==> flow/design.v <==
module pg_0 (
    input logic a,
    input logic b,
    output logic p,
    output logic g
);
assign p = a ^ b;
assign g = a & b;
endmodule
module pg_1plus (
    input logic pi_cur,
    input logic gi_cur,
    input logic pi_prev,
    input logic gi_prev,
    output logic pout,
    output logic gout
);
assign pout = pi_cur & pi_prev;
assign gout = gi_cur | (pi_cur & gi_prev);
endmodule
module ks_add #(
    parameter N = 64
)
(
    input  logic         clk,
    input  logic         rstn_,
    input  logic         en,
    input  logic [N-1:0] a,
    input  logic [N-1:0] b,
    output logic [N-1:0] out
);
    localparam int stages = $clog2(N) + 1;
    function automatic integer log2_arr(input integer x);
        integer k;
        begin
            log2_arr = 0;
            for (k = 1; k < 31; k = k + 1)
                if (x >= (1 << k)) log2_arr = k;
        end
    endfunction
    genvar i;
    generate
        for (i = 0; i < stages; i++) begin : gen_pg
            logic [(N-(2**(i-1)))-1:0] g_reg_array;
            logic [(N-(2**(i-1)))-1:0] p_reg_array;
            logic [(N-(2**(i-1)))-1:0] p_out_array;
            logic [(N-(2**(i-1)))-1:0] g_out_array;
        end
    endgenerate
    genvar j;
    generate
        for (j = 0; j < stages; j++) begin : reg_assign
            always_ff @( posedge clk ) begin
                if ( !rstn_ ) begin
                    gen_pg[j].g_reg_array <= 0;
                    gen_pg[j].p_reg_array <= 0;
                end
                else if ( en ) begin
                    gen_pg[j].g_reg_array <= gen_pg[j].g_out_array;
                    gen_pg[j].p_reg_array <= gen_pg[j].p_out_array;
                end
                else begin
                    gen_pg[j].g_reg_array <= gen_pg[j].g_reg_array;
                    gen_pg[j].p_reg_array <= gen_pg[j].p_reg_array;
                end
            end
        end
    endgenerate
    genvar step;
    generate 
        for (i = 0; i < N; i++) begin
            pg_0 step0(a[i], b[i], gen_pg[0].p_out_array[i], gen_pg[0].g_out_array[i]);
        end
        for (step = 1; step <= stages; step++) begin
            for (i = 0; i < N-2**(step-1); i++) begin 
                if (step == 1) begin
                    pg_1plus stepn(gen_pg[0].p_reg_array[i+1],  
                                 gen_pg[0].g_reg_array[i+1], 
                                 gen_pg[0].p_reg_array[i], 
                                 gen_pg[0].g_reg_array[i], 
                                 gen_pg[step].p_out_array[i], 
                                 gen_pg[step].g_out_array[i]);
                end
                if (step > 1) begin
                    if (i==0) begin
                        pg_1plus stepn(gen_pg[step-1].p_reg_array[i+2**(step-2)],  
                                 gen_pg[step-1].g_reg_array[i+2**(step-2)], 
                                 gen_pg[0].p_reg_array[0], 
                                 gen_pg[0].g_reg_array[0], 
                                 gen_pg[step].p_out_array[0], 
                                 gen_pg[step].g_out_array[0]);
                    end
                    else if (i < 2**(step-2)) begin 
                        pg_1plus stepn(gen_pg[step-1].p_reg_array[i+2**(step-2)],                                         
                                 gen_pg[step-1].g_reg_array[i+2**(step-2)],                                            
                                 gen_pg[log2_arr(i)+1].p_reg_array[i-2**(log2_arr(i))], 
                                 gen_pg[log2_arr(i)+1].g_reg_array[i-2**(log2_arr(i))],
                                 gen_pg[step].p_out_array[i], 
                                 gen_pg[step].g_out_array[i]);
                    end
                    else begin  
                        pg_1plus stepn(gen_pg[step-1].p_reg_array[i+2**(step-2)],  
                                 gen_pg[step-1].g_reg_array[i+2**(step-2)], 
                                 gen_pg[step-1].p_reg_array[i-2**(step-2)], 
                                 gen_pg[step-1].g_reg_array[i-2**(step-2)], 
                                 gen_pg[step].p_out_array[i], 
                                 gen_pg[step].g_out_array[i]);
                    end
                end
            end
        end
    endgenerate
    generate
        for (i = 0; i < N; i++) begin
            if ( i==0 ) begin
                assign out[0] = gen_pg[0].p_reg_array[0];
            end
            else if ( i==1 ) begin
                assign out[1] = gen_pg[0].p_reg_array[1] ^ gen_pg[0].g_reg_array[0];
            end
            else if (i <= N/2) begin  
                assign out[i] = (gen_pg[0].p_reg_array[i]) ^ (gen_pg[log2_arr(i-1)+1].g_reg_array[(i-1)-2**log2_arr(i-1)]); 
            end
            else begin
                assign out[i] = gen_pg[0].p_reg_array[i] ^ gen_pg[stages-1].g_reg_array[(i-1)-(N/2)]; 
            end
        end
    endgenerate
endmodule
From RTL to reports: ks_add --
The steps from the RTL of ks_add to its reports follow in flow order. Lines are those of the file above, counted from 1. Not given: -
Design: top ks_add, clock input clk, standard-cell library sky130hd, library corner tt_025C_1v80

After elaboration --
Yosys after proc, flatten, opt, wreduce and memory -nomap, before mapping. Enables and synchronous resets that opt folds into registers are not counted as muxes. Memory bits, and registers merged into a memory's read port (data or address), are not among the register bits. Print and check cells are not counted. Equal cells are merged and count once.
Word-level totals: register bits after elaboration 737, bits of input ports 131, elaborated cells 1133
Operators by class: bitwise logic cells 1120
Operator list (count):
- 1-bit bitwise AND | 673
- 1-bit bitwise OR | 320
- 1-bit bitwise XOR | 127

Logic depth --
Yosys ltp: most cells in a row. Word level: on the elaborated netlist, between registers, memories and ports. Mapped: between sequential cells and ports; inverters and the memories' decode and read muxes count.
Logic depth: word-level depth 2, ABC_AREA 1, depth in mapped cells 8

Mapped cells and area --
Yosys stat after the flow's synthesis: flattened, memories mapped to cells. It holds for the ABC_AREA given above (unset counts as 0); a run with the other value may have another netlist. The area totals of this step are shown rounded.
Synthesis totals: synthesis area 28600 µm², flip-flops 695, buffer cells 247, standard cells after synthesis 3807
Cell types:
- sky130_fd_sc_hd__dfxtp_1 | count 695, total area 1.39E+04 µm²
- sky130_fd_sc_hd__nand2_1 | count 848, total area 3.18E+03 µm²
- sky130_fd_sc_hd__a21oi_1 | count 590, total area 2.95E+03 µm²
- sky130_fd_sc_hd__nand3_1 | count 380, total area 1.9E+03 µm²
- sky130_fd_sc_hd__o21ai_0 | count 305, total area 1.53E+03 µm²
- sky130_fd_sc_hd__nor2_1 | count 397, total area 1.49E+03 µm²
- sky130_fd_sc_hd__inv_1 | count 214, total area 803.27 µm²
- sky130_fd_sc_hd__ha_1 | count 64, total area 800.768 µm²
- sky130_fd_sc_hd__xor2_1 | count 62, total area 543.021 µm²
- sky130_fd_sc_hd__buf_4 | count 51, total area 382.867 µm²
- sky130_fd_sc_hd__buf_2 | count 75, total area 375.36 µm²
- sky130_fd_sc_hd__clkbuf_1 | count 88, total area 330.317 µm²
- sky130_fd_sc_hd__buf_6 | count 29, total area 326.563 µm²
- sky130_fd_sc_hd__clkbuf_2 | count 3, total area 15.014 µm²
- sky130_fd_sc_hd__o21ai_1 | count 2, total area 10.01 µm²
- sky130_fd_sc_hd__clkbuf_4 | count 1, total area 7.507 µm²
- sky130_fd_sc_hd__inv_4 | count 1, total area 6.256 µm²
- sky130_fd_sc_hd__nor3_1 | count 1, total area 5.005 µm²
- sky130_fd_sc_hd__inv_2 | count 1, total area 3.754 µm²

Worst setup path after synthesis --
Path of least setup slack by OpenSTA after synthesis, without wires, with an ideal clock, recovery checks aside; 20% of the period is set as input and as output delay. Where synthesis merged equal registers, the netlist keeps one of their names.
Timing post-synthesis: path kind input to register, start point input port en, end point register (no name shown), slack 695 ps, arrival 1173 ps, clock period 2000 ps, launch time at the first pin 400 ps, path delay 905 ps, library setup time 132 ps, external input delay 400 ps, stages 7, synthesis period reached 1305 ps
"path delay" is the arrival time less input delay plus setup time. "stages": output pins that drive a net of the path, with the launching flip-flop's if there is one; two outputs of one cell count as two. "synthesis period reached" = period - worst setup slack (recovery checks aside). The figure is calculated, with input and output delays left at 20% of the set period.
On the way, post-synthesis: cell sequence sky130_fd_sc_hd__buf_4 > sky130_fd_sc_hd__inv_4 > sky130_fd_sc_hd__buf_4 > sky130_fd_sc_hd__clkbuf_1 > sky130_fd_sc_hd__nand2_1 > sky130_fd_sc_hd__nand2_1 > sky130_fd_sc_hd__a21oi_1
Ends and longest elaborated chain, post-synthesis:
- start, declared | line 27 | input  logic         en,
No chain of elaborated cells between the ends is given.

Path in the finished layout --
From the final timing report of job 1: the path of least setup slack in the routed layout; clock arrival at registers is part of the times. The path's times are printed in steps of 10 ps; the period is the one set.
Timing after layout: path kind register to output, start point register (no name shown), end point output port out[33], slack 40 ps, clock period 2000 ps, launch time at the first pin 580 ps, stages 4, arrival 1560 ps
Between the ends stands the longest chain of elaborated cells between them, by number of cells; it is not shown to be the way that was timed. Of several equally long chains one is given. A line is the first line of the expression or statement that the cell stems from. Yosys adds cells for indexed reads and writes and turns some case tables into memories.
On the way, after layout: cell sequence sky130_fd_sc_hd__dfxtp_1 > sky130_fd_sc_hd__buf_4 > sky130_fd_sc_hd__xor2_2 > sky130_fd_sc_hd__clkdlybuf4s15_2, length of the longest elaborated chain 1, elaborated cells on any way between the ends 1, those cells by class logic (1)
Ends and longest elaborated chain, after layout:
- 1-bit bitwise XOR | line 125 | assign out[i] = gen_pg[0].p_reg_array[i] ^ gen_pg[stages-1].g_reg_array[(i-1)-(N/2)];
- end, declared | line 30 | output logic [N-1:0] out

Data sheet: physical implementation of ks_add

Measured results for ks_add: 2 stored runs of the Yosys and OpenROAD flow on sky130hd. The settings differ; the order carries no meaning. The constraints put input and output delay at 20% of the set period each and load the outputs with 0.01 pF.
"clock period reached" means the clock period less the worst setup slack. The figure is calculated, with input and output delays left at 20% of the set period.
"critical setup path time" means the part of the period allowed to the worst setup path (the constraints hold back 20% at inputs and 20% at outputs) less its slack; where the path has registers, the arrival times of their clocks count too.
"total power of the final layout" rests on the timing tool's default activity at the inputs, not on a simulated workload.
"critical setup path time" is known to 10 ps.
The results are shown rounded.

[job 1] flow files
==> flow/run.sh <==
#!/bin/bash
# the make line also repeats the synthesis and layout settings of config.mk as NAME=value (left out here)
make -C /OpenROAD-flow-scripts/flow DESIGN_CONFIG=/design/flow/config.mk WORK_HOME=/design/flow/orfs CLKGATE_MAP_FILE= finish
==> flow/config.mk <==
export PLATFORM = sky130hd
export DESIGN_NAME = ks_add
export DESIGN_NICKNAME = ks_add
export VERILOG_FILES = /design/flow/design.v
export SDC_FILE = /design/flow/constraint.sdc
export NUM_CORES = 4
export LEC_CHECK = 0
export ABC_AREA = 1
export CAP_MARGIN = 30
export CELL_PAD_IN_SITES_DETAIL_PLACEMENT = 1
export CELL_PAD_IN_SITES_GLOBAL_PLACEMENT = 1
export CORE_ASPECT_RATIO = 0.54
export CORE_MARGIN = 7
export CORE_UTILIZATION = 40
export CTS_CLUSTER_DIAMETER = 274
export CTS_CLUSTER_SIZE = 20
export GPL_ROUTABILITY_DRIVEN = 0
export MAX_ROUTING_LAYER = met4
export MIN_ROUTING_LAYER = met1
export PLACE_DENSITY = 0.67
export SLEW_MARGIN = 35
==> flow/constraint.sdc <==
create_clock -name core_clock -period 2.0 [get_ports {clk}]
set_input_delay 0.4000 -clock core_clock [delete_from_list [all_inputs] [get_ports {clk}]]
set_output_delay 0.4000 -clock core_clock [all_outputs]
set_load 0.01 [all_outputs]

[job 1] result: cell area after synthesis 28600 µm²; area of the die 79500 µm²; standard-cell area after routing 32400 µm²; utilization after routing 0.463; smallest setup slack 43 ps; final setup TNS 0 ps; post-route worst hold slack 204 ps; total power of the final layout 26.7 mW; clock period reached 1957 ps; critical setup path time 1560 ps; worst setup path kind register to output

[job 2] flow files
==> flow/run.sh <==
#!/bin/bash
# the make line also repeats the synthesis and layout settings of config.mk as NAME=value (left out here)
make -C /OpenROAD-flow-scripts/flow DESIGN_CONFIG=/design/flow/config.mk WORK_HOME=/design/flow/orfs CLKGATE_MAP_FILE= finish
==> flow/config.mk <==
export PLATFORM = sky130hd
export DESIGN_NAME = ks_add
export DESIGN_NICKNAME = ks_add
export VERILOG_FILES = /design/flow/design.v
export SDC_FILE = /design/flow/constraint.sdc
export NUM_CORES = 4
export LEC_CHECK = 0
export ABC_AREA = 1
export CAP_MARGIN = 30
export CELL_PAD_IN_SITES_DETAIL_PLACEMENT = 1
export CELL_PAD_IN_SITES_GLOBAL_PLACEMENT = 2
export CORE_ASPECT_RATIO = 0.54
export CORE_MARGIN = 7
export CORE_UTILIZATION = 40
export CTS_CLUSTER_DIAMETER = 274
export CTS_CLUSTER_SIZE = 20
export MAX_ROUTING_LAYER = met4
export MIN_ROUTING_LAYER = met1
export PLACE_DENSITY = 0.67
export SLEW_MARGIN = 35
==> flow/constraint.sdc <==
create_clock -name core_clock -period 2.0 [get_ports {clk}]
set_input_delay 0.4000 -clock core_clock [delete_from_list [all_inputs] [get_ports {clk}]]
set_output_delay 0.4000 -clock core_clock [all_outputs]
set_load 0.01 [all_outputs]

[job 2] result: cell area after synthesis 28600 µm²; area of the die 79500 µm²; standard-cell area after routing 32700 µm²; utilization after routing 0.466; smallest setup slack 48 ps; final setup TNS 0 ps; post-route worst hold slack 222 ps; total power of the final layout 26.8 mW; clock period reached 1952 ps; critical setup path time 1550 ps; worst setup path kind register to output
